==> flow/design.v <==
module clock(clk, reset, ballclk, plateclk, timeclk, refreshclk, dotmatrixclk,goalclk);
input clk;
input reset;
output ballclk, plateclk, timeclk, refreshclk, dotmatrixclk,goalclk;
reg ballclk, plateclk, timeclk, refreshclk, dotmatrixclk,goalclk;
reg [31:0]count1, count2, count3, count4, count5,count6;
always@(posedge clk)
begin
  if(!reset)
  begin
    count1 <= 32'd0; count2 <= 32'd0; count3 <= 32'd0;
    count4 <= 32'd0; count5 <= 32'd0; count6 <= 32'd0;
    timeclk <= 0; ballclk <= 0; plateclk <= 0;
    refreshclk <= 0; dotmatrixclk <= 0; goalclk <= 0;
  end
  else
  begin
   if(count1 == 32'd1000)
   begin
      count1 <= 32'd0;
      timeclk <= 1;
   end
   else
   begin
      count1 <= count1 + 32'd1;
		timeclk <= 0;
	end
	if(count2 == 32'd250)
   begin
      count2 <= 32'd0;
      ballclk <= 1;
   end
   else
   begin
      count2 <= count2 + 32'd1;
		ballclk <= 0;
	end
	if(count3 == 32'd500)
   begin
      count3 <= 32'd0;
      plateclk <= 1;
   end
   else
   begin
      count3 <= count3 + 32'd1;
		plateclk <= 0;
	end
	if(count4 == 32'd25)
   begin
      count4 <= 32'd0;
      refreshclk <= 1;
   end
   else
   begin
      count4 <= count4 + 32'd1;
		refreshclk <= 0;
	end
	if(count5 == 32'd4)
   begin
      count5 <= 32'd0;
      dotmatrixclk <= 1;
   end
   else
   begin
      count5 <= count5 + 32'd1;
		dotmatrixclk <= 0;
	end
	if(count6 == 32'd4000)
   begin
      count6 <= 32'd0;
      goalclk <= 1;
   end
   else
   begin
      count6 <= count6 + 32'd1;
		goalclk <= 0;
	end
  end
end
endmodule 
module plate(reset,clk,en,sw1,sw2,sw3,sw4,nextleftpos,nextrightpos);
input reset,clk,en, sw1, sw2, sw3, sw4;
output [7:0]nextleftpos, nextrightpos;  
reg [7:0]nextleftpos, nextrightpos;
always@(posedge clk)	
begin
	if(!reset)
		nextleftpos <=8'b00111000;
	else if(en)
	begin
		if(sw2)  
		begin
			if(sw1)	 
			begin
				if(nextleftpos == 8'b11100000) 
					nextleftpos <= nextleftpos;
				else 
					nextleftpos <= nextleftpos<<1;	
			end
			else	 
			begin
				if(nextleftpos == 8'b00000111)
					nextleftpos <= nextleftpos;
				else 
					nextleftpos <= nextleftpos>>1;
			end
		end
		else	 
			nextleftpos <= nextleftpos;
	end
end
always@(posedge clk)
begin
	if(!reset)
		nextrightpos<=8'b00111000;
	else if(en)
	begin
		if(sw4)	 
		begin
			if(sw3)	 
			begin	
				if(nextrightpos == 8'b11100000) 
					nextrightpos <= nextrightpos;
				else 
					nextrightpos <= nextrightpos<<1; 
			end
			else	 
			begin
				if(nextrightpos == 8'b00000111)
					nextrightpos <= nextrightpos;
				else 
					nextrightpos <= nextrightpos>>1;
			end
		end
		else	 
		begin
			nextrightpos <= nextrightpos;
		end	
	end
end
endmodule
module sevendisplay	(lscore,rscore,timecount,
							 out1,out2,out3,out4,out5,out6
							 );
input [6:0]lscore,rscore,timecount;  
output  [6:0] out1,out2,out3,out4,out5,out6;  
reg
[3:0]decimal_lscore,digit_lscore,  
decimal_rscore,digit_rscore,  
decimal_timecount,digit_timecount;  
reg
[6:0] out1,out2,out3,out4,out5,out6;
always@(*)	
begin
		decimal_lscore = lscore/10;  
		case(decimal_lscore)
			1:out1=7'b1111001;
			2:out1=7'b0100100;
			3:out1=7'b0110000;
			4:out1=7'b0011001;
			5:out1=7'b0010010;
			6:out1=7'b0000010;
			7:out1=7'b1111000;
			8:out1=7'b0000000;
			9:out1=7'b0010000;
			default:out1=7'b1000000;
		endcase
		digit_lscore = lscore%10;  
		case(digit_lscore)
			1:out2=7'b1111001;
			2:out2=7'b0100100;
			3:out2=7'b0110000;
			4:out2=7'b0011001;
			5:out2=7'b0010010;
			6:out2=7'b0000010;
			7:out2=7'b1111000;
			8:out2=7'b0000000;
			9:out2=7'b0010000;
			default:out2=7'b1000000;
		endcase
end
always@(*)	
begin
		decimal_rscore = rscore/10;
		case(decimal_rscore)
			1:out3=7'b1111001;
			2:out3=7'b0100100;
			3:out3=7'b0110000;
			4:out3=7'b0011001;
			5:out3=7'b0010010;
			6:out3=7'b0000010;
			7:out3=7'b1111000;
			8:out3=7'b0000000;
			9:out3=7'b0010000;
			default:out3=7'b1000000;
		endcase
		digit_rscore = rscore%10;
		case(digit_rscore)
			1:out4=7'b1111001;
			2:out4=7'b0100100;
			3:out4=7'b0110000;
			4:out4=7'b0011001;
			5:out4=7'b0010010;
			6:out4=7'b0000010;
			7:out4=7'b1111000;
			8:out4=7'b0000000;
			9:out4=7'b0010000;
			default:out4=7'b1000000;
		endcase
end
always@(*)	
begin	
		decimal_timecount = timecount/10;
		case(decimal_timecount)
			1:out5=7'b1111001;
			2:out5=7'b0100100;
			3:out5=7'b0110000;
			4:out5=7'b0011001;
			5:out5=7'b0010010;
			6:out5=7'b0000010;
			7:out5=7'b1111000;
			8:out5=7'b0000000;
			9:out5=7'b0010000;
			default:out5=7'b1000000;
		endcase
		digit_timecount = timecount%10;
		case(digit_timecount)
			1:out6=7'b1111001;
			2:out6=7'b0100100;
			3:out6=7'b0110000;
			4:out6=7'b0011001;
			5:out6=7'b0010010;
			6:out6=7'b0000010;
			7:out6=7'b1111000;
			8:out6=7'b0000000;
			9:out6=7'b0010000;
			default:out6=7'b1000000;
		endcase
end
endmodule
module dotmatrix(clk,reset,en,gamestate,dot_row,dot0_col,dot1_col,
                      my_plate,enemy_plate,x,y, 
                      rscore,lscore);
    input clk;
    input reset, en;
    input [1:0]gamestate;
    input [3:0]x;
    input [2:0]y;
    input [7:0]my_plate;
    input [7:0]enemy_plate;
    input [6:0]rscore,lscore;
    output [7:0]dot_row;
    output [7:0]dot0_col,dot1_col;
    reg [7:0]dot_row;
    reg [7:0]dot0_col;
    reg [7:0]dot1_col;
    reg [3:0] step;
	 reg [15:0] dot_col;
    always@(posedge clk)
    if(!reset)
    begin
			step = 4'd0;
			dot_row = 8'b11111111;
			{dot0_col,dot1_col} = 16'd0;
			dot_col = 16'd0;
    end
    else if(en)
    begin
			if (step == 4'd0) 
				step = 4'd15;
			else 
				step = step - 4'd1;
			dot_row = 8'b11111111;
			{dot0_col,dot1_col} = dot_col;
			dot_col = 16'b00000000_00000000;
			case(gamestate)
				0: 
				begin
					dot_col[step] = 1;
					case (step)
						15:dot_row=8'b11111111;
						14:dot_row=8'b00011111;
						13:dot_row=8'b10111111;
						12:dot_row=8'b00011111;
						11:dot_row=8'b11111000;
						10:dot_row=8'b11111010;
						9: dot_row=8'b11111000;
						8: dot_row=8'b00011111;
						7: dot_row=8'b01011111;
						6: dot_row=8'b01011111;
						5: dot_row=8'b11111000;
						4: dot_row=8'b11111101;
						3: dot_row=8'b11111010;
						2: dot_row=8'b01111111;
						1: dot_row=8'b10011111;
						0: dot_row=8'b01111111;
					endcase	
				end
            1: 
            begin
					dot_col[step] = 1;
					case(x)
						1:
						case (step)
							14:dot_row= ~enemy_plate;
							15:dot_row= ~my_plate;
							13:dot_row= ~(8'b00000001<<y);
							12:dot_row=8'b11111111;
							11:dot_row=8'b11111111;
							10:dot_row=8'b11111111;
							9: dot_row=8'b11111111;
							8: dot_row=8'b11111111;
							7: dot_row=8'b11111111;
							6: dot_row=8'b11111111;
							5: dot_row=8'b11111111;
							4: dot_row=8'b11111111;
							3: dot_row=8'b11111111;
							2: dot_row=8'b11111111;
							1: dot_row=8'b11111111;
							0: dot_row=8'b11111111;
						endcase	
						2:
						case (step)
							14:dot_row= ~enemy_plate;
							15:dot_row= ~my_plate;
							13:dot_row=8'b11111111;
							12:dot_row= ~(8'b00000001<<y);
							11:dot_row=8'b11111111;
							10:dot_row=8'b11111111;
							9: dot_row=8'b11111111;
							8: dot_row=8'b11111111;
							7: dot_row=8'b11111111;
							6: dot_row=8'b11111111;
							5: dot_row=8'b11111111;
							4: dot_row=8'b11111111;
							3: dot_row=8'b11111111;
							2: dot_row=8'b11111111;
							1: dot_row=8'b11111111;
							0: dot_row=8'b11111111;
						endcase	
						3:
						case (step)
							14:dot_row= ~enemy_plate;
							15:dot_row= ~my_plate;
							13:dot_row=8'b11111111;
							12:dot_row=8'b11111111; 
							11:dot_row=~(8'b00000001<<y);
							10:dot_row=8'b11111111;
							9: dot_row=8'b11111111;
							8: dot_row=8'b11111111;
							7: dot_row=8'b11111111;
							6: dot_row=8'b11111111;
							5: dot_row=8'b11111111;
							4: dot_row=8'b11111111;
							3: dot_row=8'b11111111;
							2: dot_row=8'b11111111;
							1: dot_row=8'b11111111;
							0: dot_row=8'b11111111;
						endcase
						4:
						case (step)
							14:dot_row= ~enemy_plate;
							15:dot_row= ~my_plate;
							13:dot_row=8'b11111111;
							12:dot_row=8'b11111111; 
							11:dot_row=8'b11111111; 
							10:dot_row=~(8'b00000001<<y);
							9: dot_row=8'b11111111;
							8: dot_row=8'b11111111;
							7: dot_row=8'b11111111;
							6: dot_row=8'b11111111;
							5: dot_row=8'b11111111;
							4: dot_row=8'b11111111;
							3: dot_row=8'b11111111;
							2: dot_row=8'b11111111;
							1: dot_row=8'b11111111;
							0: dot_row=8'b11111111;
						endcase	
						5:
						case (step)
							14:dot_row= ~enemy_plate;
							15:dot_row= ~my_plate;
							13:dot_row=8'b11111111;
							12:dot_row=8'b11111111; 
							11:dot_row=8'b11111111; 
							10:dot_row=8'b11111111;
							9: dot_row=~(8'b00000001<<y);
							8: dot_row=8'b11111111;
							7: dot_row=8'b11111111;
							6: dot_row=8'b11111111;
							5: dot_row=8'b11111111;
							4: dot_row=8'b11111111;
							3: dot_row=8'b11111111;
							2: dot_row=8'b11111111;
							1: dot_row=8'b11111111;
							0: dot_row=8'b11111111;
						endcase	
						6:
						case (step)
							14:dot_row= ~enemy_plate;
							15:dot_row= ~my_plate;
							13:dot_row=8'b11111111;
							12:dot_row=8'b11111111; 
							11:dot_row=8'b11111111; 
							10:dot_row=8'b11111111;
							9: dot_row=8'b11111111;
							8: dot_row=~(8'b00000001<<y);
							7: dot_row=8'b11111111;
							6: dot_row=8'b11111111;
							5: dot_row=8'b11111111;
							4: dot_row=8'b11111111;
							3: dot_row=8'b11111111;
							2: dot_row=8'b11111111;
							1: dot_row=8'b11111111;
							0: dot_row=8'b11111111;	
						endcase	
						7:
						case (step)
							14:dot_row= ~enemy_plate;
							15:dot_row= ~my_plate;
							13:dot_row=8'b11111111;
							12:dot_row=8'b11111111; 
							11:dot_row=8'b11111111; 
							10:dot_row=8'b11111111;
							9: dot_row=8'b11111111;
							8: dot_row=8'b11111111;
							7: dot_row=~(8'b00000001<<y);
							6: dot_row=8'b11111111;
							5: dot_row=8'b11111111;
							4: dot_row=8'b11111111;
							3: dot_row=8'b11111111;
							2: dot_row=8'b11111111;
							1: dot_row=8'b11111111;
							0: dot_row=8'b11111111;
						endcase	
						8:
						case (step)
							14:dot_row= ~enemy_plate;
							15:dot_row= ~my_plate;
							13:dot_row=8'b11111111;
							12:dot_row=8'b11111111; 
							11:dot_row=8'b11111111; 
							10:dot_row=8'b11111111;
							9: dot_row=8'b11111111;
							8: dot_row=8'b11111111;
							7: dot_row=8'b11111111;
							6: dot_row=~(8'b00000001<<y);
							5: dot_row=8'b11111111;
							4: dot_row=8'b11111111;
							3: dot_row=8'b11111111;
							2: dot_row=8'b11111111;
							1: dot_row=8'b11111111;
							0: dot_row=8'b11111111;
						endcase	
						9:
						case (step)
							14:dot_row= ~enemy_plate;
							15:dot_row= ~my_plate;
							13:dot_row=8'b11111111;
							12:dot_row=8'b11111111; 
							11:dot_row=8'b11111111; 
							10:dot_row=8'b11111111;
							9: dot_row=8'b11111111;
							8: dot_row=8'b11111111;
							7: dot_row=8'b11111111;
							6: dot_row=8'b11111111;
							5: dot_row=~(8'b00000001<<y);
							4: dot_row=8'b11111111;
							3: dot_row=8'b11111111;
							2: dot_row=8'b11111111;
							1: dot_row=8'b11111111;
							0: dot_row=8'b11111111;
						endcase	
						10:
						case (step)
							14:dot_row= ~enemy_plate;
							15:dot_row= ~my_plate;
							13:dot_row=8'b11111111;
							12:dot_row=8'b11111111; 
							11:dot_row=8'b11111111; 
							10:dot_row=8'b11111111;
							9: dot_row=8'b11111111;
							8: dot_row=8'b11111111;
							7: dot_row=8'b11111111;
							6: dot_row=8'b11111111;
							5: dot_row=8'b11111111;
							4: dot_row=~(8'b00000001<<y);
							3: dot_row=8'b11111111;
							2: dot_row=8'b11111111;
							1: dot_row=8'b11111111;
							0: dot_row=8'b11111111;
						endcase	
						11:
						case (step)
							14:dot_row= ~enemy_plate;
							15:dot_row= ~my_plate;
							13:dot_row=8'b11111111;
							12:dot_row=8'b11111111; 
							11:dot_row=8'b11111111; 
							10:dot_row=8'b11111111;
							9: dot_row=8'b11111111;
							8: dot_row=8'b11111111;
							7: dot_row=8'b11111111;
							6: dot_row=8'b11111111;
							5: dot_row=8'b11111111;
							4: dot_row=8'b11111111;
							3: dot_row=~(8'b00000001<<y);
							2: dot_row=8'b11111111;
							1: dot_row=8'b11111111;
							0: dot_row=8'b11111111;
						endcase	
						12:
						case (step)
							14:dot_row= ~enemy_plate;
							15:dot_row= ~my_plate;
							13:dot_row=8'b11111111;
							12:dot_row=8'b11111111; 
							11:dot_row=8'b11111111; 
							10:dot_row=8'b11111111;
							9: dot_row=8'b11111111;
							8: dot_row=8'b11111111;
							7: dot_row=8'b11111111;
							6: dot_row=8'b11111111;
							5: dot_row=8'b11111111;
							4: dot_row=8'b11111111;
							3: dot_row=8'b11111111;
							2: dot_row=~(8'b00000001<<y);
							1: dot_row=8'b11111111;
							0: dot_row=8'b11111111;
						endcase	
						13:
						case (step)
							14:dot_row= ~enemy_plate;
							15:dot_row= ~my_plate;
							13:dot_row=8'b11111111;
							12:dot_row=8'b11111111; 
							11:dot_row=8'b11111111; 
							10:dot_row=8'b11111111;
							9: dot_row=8'b11111111;
							8: dot_row=8'b11111111;
							7: dot_row=8'b11111111;
							6: dot_row=8'b11111111;
							5: dot_row=8'b11111111;
							4: dot_row=8'b11111111;
							3: dot_row=8'b11111111;
							2: dot_row=8'b11111111;
							1: dot_row=~(8'b00000001<<y);
							0: dot_row=8'b11111111;
						endcase	
						14:
						case (step)
							14:dot_row= ~enemy_plate;
							15:dot_row= ~my_plate;
							13:dot_row=8'b11111111;
							12:dot_row=8'b11111111; 
							11:dot_row=8'b11111111; 
							10:dot_row=8'b11111111;
							9: dot_row=8'b11111111;
							8: dot_row=8'b11111111;
							7: dot_row=8'b11111111;
							6: dot_row=8'b11111111;
							5: dot_row=8'b11111111;
							4: dot_row=8'b11111111;
							3: dot_row=8'b11111111;
							2: dot_row=8'b11111111;
							1: dot_row=8'b11111111;
							0: dot_row=~(8'b00000001<<y);
						endcase	
					endcase      
            end 
            2:
            begin
               if(rscore == lscore)
					begin
						dot_col[step] = 1;
						case (step)
							15:dot_row=8'b11111111;
							14:dot_row=8'b11111111;
							13:dot_row=8'b10000001;
							12:dot_row=8'b10111110;
							11:dot_row=8'b10111110;
							10:dot_row=8'b11011101;
							9: dot_row=8'b11100011;
							8: dot_row=8'b11111111;
							7: dot_row=8'b11111111;
							6: dot_row=8'b11111111;
							5: dot_row=8'b10000001;
							4: dot_row=8'b10111110;
							3: dot_row=8'b10111110;
							2: dot_row=8'b11011101;
							1: dot_row=8'b11100011;
							0: dot_row=8'b11111111;
						endcase	
					end
               else if(rscore > lscore) 
               begin
						dot_col[step] = 1;
						case (step)
							15:dot_row=8'b11111111;
							14:dot_row=8'b11111111;
							13:dot_row=8'b11111111;
							12:dot_row=8'b11111111;
							11:dot_row=8'b11111111;
							10:dot_row=8'b11111111;
							9: dot_row=8'b11111111;
							8: dot_row=8'b11111111;
							7: dot_row=8'b11111111;
							6: dot_row=8'b10001111;
							5: dot_row=8'b11100011;
							4: dot_row=8'b11111001;
							3: dot_row=8'b11000111;
							2: dot_row=8'b11111001;
							1: dot_row=8'b11100011;
							0: dot_row=8'b10001111;
						endcase	
					end               
               else
					begin
						dot_col[step] = 1;
						case (step)
							15:dot_row=8'b11111111;
							14:dot_row=8'b10001111;
							13:dot_row=8'b11100011;
							12:dot_row=8'b11111001;
							11:dot_row=8'b11000111;
							10:dot_row=8'b11111001;
							9: dot_row=8'b11100011;
							8: dot_row=8'b10001111;
							7: dot_row=8'b11111111;
							6: dot_row=8'b11111111;
							5: dot_row=8'b11111111;
							4: dot_row=8'b11111111;
							3: dot_row=8'b11111111;
							2: dot_row=8'b11111111;
							1: dot_row=8'b11111111;
							0: dot_row=8'b11111111;
						endcase	
					end	
            end
        endcase 
   end      
endmodule 
module Final_Project(reset,sw1,sw2,sw3,sw4,FPGA_clk,dot_row,dot0_col,dot1_col,
							out1, out2, out3, out4, out5, out6);
input FPGA_clk;	 
input reset, sw1, sw2, sw3, sw4; 
output [7:0]dot_row, dot0_col, dot1_col;
output [6:0]out1, out2, out3, out4, out5, out6;
reg [3:0]x;	 
reg move_x;	 
reg [1:0]move_y;	 
reg [2:0]y;	 
reg [1:0]gamestate;	 
reg [6:0]timecount;  
reg [6:0]lscore, rscore;
reg [3:0]x_q;
reg [2:0]y_q;
reg [1:0]gamestate_q;
reg [6:0]lscore_q, rscore_q;
wire [7:0]my_plate, enemy_plate; 
wire ballclk;
wire plateclk;
wire timeclk;
wire refreshclk;	
wire dotmatrixclk;
wire goalclk;
wire [7:0]dot_row, dot0_col, dot1_col;
wire [6:0]out1, out2, out3, out4, out5, out6;
dotmatrix DOT(.clk(FPGA_clk), .reset(reset), .en(dotmatrixclk), .gamestate(gamestate_q), .dot_row(dot_row), 
				  .dot0_col(dot0_col), .dot1_col(dot1_col), .my_plate(my_plate),
				  .rscore(rscore_q), .lscore(lscore_q),
				  .enemy_plate(enemy_plate), .x(x_q), .y(y_q));
plate PLA (.reset(reset), .clk(FPGA_clk), .en(plateclk), .sw1(sw1), .sw2(sw2), .sw3(sw3), .sw4(sw4), 
			  .nextleftpos(my_plate), .nextrightpos(enemy_plate));
sevendisplay SEV(.lscore(lscore), .rscore(rscore), .timecount(timecount),
					  .out1(out1), .out2(out2), .out3(out3), .out4(out4),
					  .out5(out5), .out6(out6));
clock CLK(.clk(FPGA_clk), .reset(reset), .ballclk(ballclk), .plateclk(plateclk),
			 .timeclk(timeclk), .refreshclk(refreshclk), .dotmatrixclk(dotmatrixclk),.goalclk(goalclk));	
	always@(posedge FPGA_clk) 	 
	begin						 
		if(!reset)				 
		begin
			timecount = 7'd5;
			move_x = 1'b1;
			move_y = 2'd2;
			x = 4'd14;
			y = 3'd3;
			lscore = 0;
			rscore = 0;
			gamestate = 2'd0;
		end
		else						 
		begin					 
			if(gamestate == 2'd0)	
			begin
				if(timeclk)
				begin
					if(timecount == 7'd0)
					begin
						timecount = 7'd99; 
						gamestate = 2'd1;
					end
					else
					begin
						if(timeclk)
						begin	
							timecount = timecount - 7'd1;
						end
						else
							timecount = timecount;
					end	
				end
				else
				begin
					timecount = timecount;
				end
			end
			else if(gamestate == 2'd1)	
			begin	
				if(timeclk)
				begin
					if(timecount == 7'd0)
							gamestate = 2'd2;
					else
					begin
							timecount = timecount - 7'd1;
					end
				end
				if(ballclk)
				begin	
					case(move_x)			 
					0:
					begin
						if(x == 4'd14)
						begin
							move_x = 1'd1;
							if((my_plate >> y) == 3'd7) 
							begin
								move_y = 2'd1;
								if(y == 3'd0)
									move_y = 2'd3;	
							end
							else if((my_plate >> y) == 3'd3)
								move_y = 2'd2;
							else if((my_plate >> y) == 3'd1)
							begin
								move_y = 2'd3;
								if(y == 3'd7)
									move_y = 2'd1;
							end
							else
							begin
								lscore = lscore + 7'd1;
								gamestate = 2'd3; 
							end	
						end									
						else
							move_x = 1'd0;
						x = x + 4'd1;
						end
					1:							 
					begin
						if(x == 4'd1)
						begin
							move_x = 1'd0;
							if((enemy_plate >> y) == 3'd7)
							begin
								move_y = 2'd1;
								if(y == 3'd0)
									move_y = 2'd3;	
							end
							else if((enemy_plate >> y) == 3'd3)
								move_y = 2'd2;
							else if((enemy_plate >> y) == 3'd1)
							begin
								move_y = 2'd3;
								if(y == 3'd7)
									move_y = 2'd1;
							end
							else
							begin
								rscore = rscore + 7'd1;
								gamestate = 2'd3; 
							end
						end
						else
							move_x = 1'd1;
						x = x - 4'd1;
					end
					endcase	
					if(move_y == 2'd1)			 
					begin
						if(y == 3'd0)
							move_y = 2'd3;
						else	
							y = y - 3'd1;
					end	
					else if(move_y == 2'd3)
					begin
						if(y == 3'd7)
							move_y = 2'd1;
						else
							y = y + 3'd1;
					end
					else
						y = y;
				end
				else
				begin
					move_x = move_x;
					move_y = move_y;
					x = x;
					y = y;
				end
			end
			else if (gamestate == 2'd2)
			begin
				rscore = rscore;
				lscore = lscore;
				timecount = timecount;
			end
			else 
			begin
				if(goalclk)
				begin
					move_x = 1'b1;
					move_y = 2'd2;
					x = 4'd14;
					y = 3'd3;
					gamestate = 2'd1;
				end
				else
					gamestate = 2'd3;
			end
		end
		x_q <= x;
		y_q <= y;
		gamestate_q <= gamestate;
		lscore_q <= lscore;
		rscore_q <= rscore;
	end
endmodule 
## From RTL to reports: Final_Project

What the tools print for Final_Project, step after step.
Lines are those of the file above, counted from 1.
Operators carry their Yosys type and port widths (W data, S select, Z words).
Cell names lack the library's common part.
A cell with - has no value.

| set-up | value |
|---|---|
| top | Final_Project |
| clock port | FPGA_clk |
| library | sky130hd |
| library corner | tt_025C_1v80 |

## Word-level counts

Source: Yosys, flattened and elaborated, memories not mapped. Widths are those after wreduce. Registers that Yosys merges into a memory's read port (data or address) are not register bits. Print and check cells do not count.
Memory sizes are those after Yosys's memory passes, which may raise the word count (mostly to a power of two), join words into wider ones and drop unused or constant bits.

| storage and ports | value |
|---|---|
| bits in registers | 258 |
| memory cells | 10 |
| memory bits (read-only) | 1,072 |

Memory list:

| name | words | bits a word | rd ports | write ports | RTL line | source |
|---|---|---|---|---|---|---|
| (name not given) | 16 | 7 | 1 | 0 | 576 | `case (step)` |
| (name not given) | 16 | 7 | 1 | 0 | 214 | `case(decimal_timecount)` |
| (name not given) | 16 | 7 | 1 | 0 | 227 | `case(digit_timecount)` |
| (name not given) | 16 | 7 | 1 | 0 | 185 |  |
| (name not given) | 16 | 7 | 1 | 0 | 198 |  |
| (name not given) | 16 | 7 | 1 | 0 | 156 |  |

Further memories, not shown: 4.

| cells by class | value |
|---|---|
| $add $sub $neg | 14 |
| shift-type cells | 4 |
| order comparisons | 1 |
| eq/ne operators | 71 |
| bitwise gates (word level) | 6 |
| reductions and logical operators | 35 |
| divide/modulo/power cells | 6 |
| mux-type cells | 110 |

Operators by type and width:

| cell | count |
|---|---|
| $pmux W8 S4 | 14 |
| $div A7 B4 Y32 const B | 3 |
| $mod A7 B4 Y32 const B | 3 |
| $reduce_or A13 Y1 | 14 |
| $add A32 B1 Y32 const B | 5 |
| $pmux W8 S14 | 1 |
| $mux W7 | 16 |
| $mux W2 | 39 |
| $mux W8 | 8 |
| $eq A4 B4 Y1 const B | 15 |
| $eq A32 B10 Y1 const B | 1 |
| $eq A32 B12 Y1 const B | 1 |
| $eq A32 B3 Y1 const B | 1 |
| $eq A32 B8 Y1 const B | 1 |
| $eq A32 B9 Y1 const B | 1 |
| $eq A4 B3 Y1 const B | 8 |
| $eq A8 B3 Y1 const B | 4 |
| $mux W4 | 7 |
| $ne A2 B2 Y1 const B | 13 |
| $not A8 Y8 | 3 |
| $pmux W8 S3 | 1 |
| $mux W3 | 8 |
| $shift A1 B5 Y16 const A | 1 |
| $eq A4 B2 Y1 const B | 4 |
| $eq A8 B1 Y1 const B | 2 |
| $eq A8 B2 Y1 const B | 2 |
| $shr A8 B3 Y8 | 2 |
| $eq A8 B8 Y1 const B | 2 |

Other operator kinds: 35; their cells: 67.

## Longest topological paths

Depth = most cells in a row (Yosys ltp): at word level without a register or memory, in the mapped netlist without a sequential cell, where the memories' decode and read muxes count.

| logic depth | value |
|---|---|
| depth after elaboration | 16 |
| ABC_AREA | 1 |
| depth in mapped cells | 27 |

## Mapped cells and area

Source: synth_stat.txt of the flow (Yosys; design flattened, memories mapped). It holds for the ABC_AREA given above (unset counts as 0); a run with the other value may have another netlist.

| mapped netlist | value |
|---|---|
| mapped cells | 3,192 |
| mapped area | 19,538.7 um^2 |
| flip-flop cells | 263 |

Cells by type:

| cell type | count | total area (um^2) |
|---|---|---|
| dfxtp_1 | 263 | 5,265.05 |
| nand2_1 | 674 | 2.53E+03 |
| nor2_1 | 433 | 1.63E+03 |
| nand3_1 | 308 | 1.54E+03 |
| inv_1 | 393 | 1.48E+03 |
| o21ai_0 | 199 | 995.955 |
| a21oi_1 | 192 | 960.922 |
| ha_1 | 67 | 838.304 |
| nor3_1 | 91 | 455.437 |
| nand4_1 | 71 | 444.176 |
| xor2_1 | 46 | 402.886 |
| nor4_1 | 55 | 344.08 |
| o211ai_1 | 39 | 292.781 |
| clkbuf_1 | 65 | 243.984 |
| nand2_2 | 27 | 168.912 |
| nor2_2 | 26 | 162.656 |
| nor3b_1 | 21 | 157.651 |
| xnor2_1 | 17 | 148.893 |

Not listed: further types 41, cells in them 205.

## Timing after synthesis

OpenSTA on the mapped netlist: ideal clock, no wires. The path of least setup slack (recovery checks aside). Input and output delay are each 20% of the period. Register names are those of the netlist, which keeps one name where synthesis merged equal registers.

| timing path after synthesis | value |
|---|---|
| kind | register to output |
| from | reg timecount[4] |
| to | out out6[1] |
| period | 10.0 ns |
| driving pins on the path | 21 |
| arrival time | 3.032 ns |
| external output delay | 2.000 ns |
| setup slack | 4.968 ns |
| delay of the path | 3.032 ns |
| path buffers | 0 |
| time at the first pin | 0.000 ns |
| period reached after synthesis | 5.032 ns |

"delay of the path" = arrival - input delay + setup time.
At an output port there is no setup time.
"driving pins on the path" counts driving pins, that of a launching flip-flop among them; a cell with two outputs on the path counts twice.
"period reached after synthesis" = period - worst setup slack (recovery checks aside). The figure is calculated, with input and output delays left at 20% of the set period.
The rows between start and end are the longest chain of elaborated cells between them; the timing report does not say that the signal goes this way. Where chains are equally long, one stands for them.
A line is the first line of the expression or statement that the cell stems from. Yosys adds cells for indexed reads and writes and turns some case tables into memories.
A memory read counts as a cell of the chain, while the word-level depth stops at memories.
At most two assigning lines are given for a register; there are more.

| between the ends, after synthesis | value |
|---|---|
| cells stage by stage | dfxtp_1 > nor2_1 > inv_1 > ha_1 > o21ai_1 > nand2_2 > nor2_4 > xor2_2 > nand2_1 > nand2_2 > nand2_2 > nand2_1 > nand2_1 > clkinv_1 > nand2_2 > nand2_4 > nand2_1 > nand2_1 > inv_1 > ha_1 > nor3_1 |
| length of the longest elaborated chain | 2 |

Ends and longest elaborated chain, after synthesis:

| what | RTL line | source |
|---|---|---|
| from (decl) | 654 | `reg [6:0]timecount;` |
| from (assign) | 708 | `timecount = timecount - 7'd1;` |
| from (assign) | 711 | `timecount = timecount;` |
| $mod A7 B4 Y32 | 226 | `digit_timecount = timecount%10;` |
| $mem_v2 Z16 W7 | 227 | `case(digit_timecount)` |
| to (decl) | 648 | `output [6:0]out1, out2, out3, out4, out5, out6;` |

## Path in the finished layout

From the final timing report of entry A: the path of least setup slack in the routed layout; clock arrival at registers is part of the times.

| timing path post-layout | value |
|---|---|
| kind | register to output |
| from | reg timecount[4] |
| to | out out6[1] |
| driving pins on the path | 23 |
| period | 10.0 ns |
| time at the first pin | 0.53 ns |
| path buffers | 1 |
| arrival time | 4.35 ns |
| external output delay | 2.00 ns |
| setup slack | 3.65 ns |

The rows between start and end are the longest chain of elaborated cells between them; the timing report does not say that the signal goes this way. Where chains are equally long, one stands for them.
A memory read counts as a cell of the chain, while the word-level depth stops at memories.
At most two assigning lines are given for a register; there are more.

| between the ends, post-layout | value |
|---|---|
| cells stage by stage | dfxtp_1 > nor2_1 > inv_1 > ha_1 > o21ai_1 > nand2_2 > nor2_4 > nor2_1 > nor2_1 > nor2_1 > nor3_2 > nand2_2 > nand2_1 > nand2_1 > clkinv_1 > nand2_2 > nand2_4 > nand2_1 > nand2_1 > inv_1 > ha_1 > nor3_1 > clkdlybuf4s50_1 |
| length of the longest elaborated chain | 2 |

Ends and longest elaborated chain, post-layout:

| what | RTL line | source |
|---|---|---|
| from (decl) | 654 | `reg [6:0]timecount;` |
| from (assign) | 708 | `timecount = timecount - 7'd1;` |
| from (assign) | 711 | `timecount = timecount;` |
| $mod A7 B4 Y32 | 226 | `digit_timecount = timecount%10;` |
| $mem_v2 Z16 W7 | 227 | `case(digit_timecount)` |
| to (decl) | 648 | `output [6:0]out1, out2, out3, out4, out5, out6;` |

FLOW RESULTS
============

Record of 6 stored runs of the RTL-to-layout flow on Final_Project, platform sky130hd. The runs are unordered. Constraints: input delay and output delay 20% of the set period each, output load 0.01 pF.
"clock period achieved" = clock period - worst setup slack. The figure is calculated, with input and output delays left at 20% of the set period.
"critical setup path time" means the part of the period allowed to the worst setup path (the constraints hold back 20% at inputs and 20% at outputs) less its slack; where the path has registers, the arrival times of their clocks count too.
"power" is the tool's figure for a default switching activity; nothing was simulated.

#### Entry A

| setting | value |
|---|---|
| ABC_AREA | `1` |
| CORE_UTILIZATION | `40` |
| GPL_ROUTABILITY_DRIVEN | `1` |
| GPL_TIMING_DRIVEN | `1` |
| MIN_ROUTING_LAYER | `met1` |
| PLACE_DENSITY | `0.51` |
| SLEW_MARGIN | `5` |
| TNS_END_PERCENT | `70` |
| period_ns | `10.0` |
| CAP_MARGIN | `20` |
| CORE_MARGIN | `2` |

| result | value |
|---|---|
| power | 2,448 µW |
| lowest setup slack | 3.647 ns |
| Yosys chip area after synthesis | 19,538.7 um^2 |
| die outline area | 50,631.8 um^2 |
| clock period achieved | 6.353 ns |
| standard-cell area after layout | 21,710.8 um^2 |
| critical setup path time | 4.35 ns |
| critical path type | register to output |
| setup total negative slack | 0.000 ns |

#### Entry B

| setting | value |
|---|---|
| CORE_ASPECT_RATIO | `1.23` |
| CORE_UTILIZATION | `42` |
| CTS_CLUSTER_DIAMETER | `210` |
| GPL_ROUTABILITY_DRIVEN | `0` |
| GPL_TIMING_DRIVEN | `0` |
| HOLD_SLACK_MARGIN | `0.09` |
| MAX_ROUTING_LAYER | `met4` |
| PLACE_DENSITY_LB_ADDON | `0.02` |
| TNS_END_PERCENT | `80` |
| period_ns | `12.3` |
| CAP_MARGIN | `20` |
| CORE_MARGIN | `2` |
| SLEW_MARGIN | `20` |

| result | value |
|---|---|
| power | 1,940 µW |
| lowest setup slack | 4.937 ns |
| Yosys chip area after synthesis | 17,962.2 um^2 |
| die outline area | 44,446.0 um^2 |
| clock period achieved | 7.363 ns |
| standard-cell area after layout | 20,360.8 um^2 |
| critical setup path time | 4.90 ns |
| critical path type | register to output |
| setup total negative slack | 0.000 ns |

#### Entry C

| setting | value |
|---|---|
| ABC_AREA | `1` |
| CORE_ASPECT_RATIO | `1.22` |
| CORE_UTILIZATION | `43` |
| CTS_CLUSTER_SIZE | `95` |
| GPL_TIMING_DRIVEN | `0` |
| MAX_ROUTING_LAYER | `met5` |
| PLACE_DENSITY_LB_ADDON | `0.2` |
| period_ns | `4.94` |
| CAP_MARGIN | `20` |
| CORE_MARGIN | `2` |
| SLEW_MARGIN | `20` |

| result | value |
|---|---|
| power | 4,884 µW |
| lowest setup slack | 0.148 ns |
| Yosys chip area after synthesis | 19,538.7 um^2 |
| die outline area | 47,168.3 um^2 |
| clock period achieved | 4.792 ns |
| standard-cell area after layout | 22,331.4 um^2 |
| critical setup path time | 3.80 ns |
| critical path type | register to output |
| setup total negative slack | 0.000 ns |

#### Entry D

| setting | value |
|---|---|
| CORE_UTILIZATION | `26` |
| period_ns | `7.21` |
| CAP_MARGIN | `20` |
| CORE_MARGIN | `2` |
| SLEW_MARGIN | `20` |

| result | value |
|---|---|
| power | 3,363 µW |
| lowest setup slack | 0.648 ns |
| Yosys chip area after synthesis | 17,962.2 um^2 |
| die outline area | 71,203.6 um^2 |
| clock period achieved | 6.562 ns |
| standard-cell area after layout | 20,399.6 um^2 |
| critical setup path time | 5.12 ns |
| critical path type | register to output |
| setup total negative slack | 0.000 ns |

#### Entry E

| setting | value |
|---|---|
| CORE_UTILIZATION | `40` |
| SETUP_SLACK_MARGIN | `0.69` |
| period_ns | `7.21` |
| CAP_MARGIN | `20` |
| CORE_MARGIN | `2` |
| SLEW_MARGIN | `20` |

| result | value |
|---|---|
| power | 3,278 µW |
| lowest setup slack | 0.947 ns |
| Yosys chip area after synthesis | 17,962.2 um^2 |
| die outline area | 46,617.1 um^2 |
| clock period achieved | 6.263 ns |
| standard-cell area after layout | 20,049.2 um^2 |
| critical setup path time | 4.82 ns |
| critical path type | register to output |
| setup total negative slack | 0.000 ns |

#### Entry F

| setting | value |
|---|---|
| ABC_AREA | `1` |
| CORE_UTILIZATION | `31` |
| GPL_ROUTABILITY_DRIVEN | `1` |
| GPL_TIMING_DRIVEN | `1` |
| MIN_ROUTING_LAYER | `met1` |
| PLACE_DENSITY | `0.51` |
| SLEW_MARGIN | `15` |
| TNS_END_PERCENT | `70` |
| period_ns | `10.0` |
| CAP_MARGIN | `20` |
| CORE_MARGIN | `2` |

| result | value |
|---|---|
| power | 2,553 µW |
| lowest setup slack | 3.616 ns |
| Yosys chip area after synthesis | 19,538.7 um^2 |
| die outline area | 65,053.1 um^2 |
| clock period achieved | 6.384 ns |
| standard-cell area after layout | 22,120.0 um^2 |
| critical setup path time | 4.38 ns |
| critical path type | register to output |
| setup total negative slack | 0.000 ns |
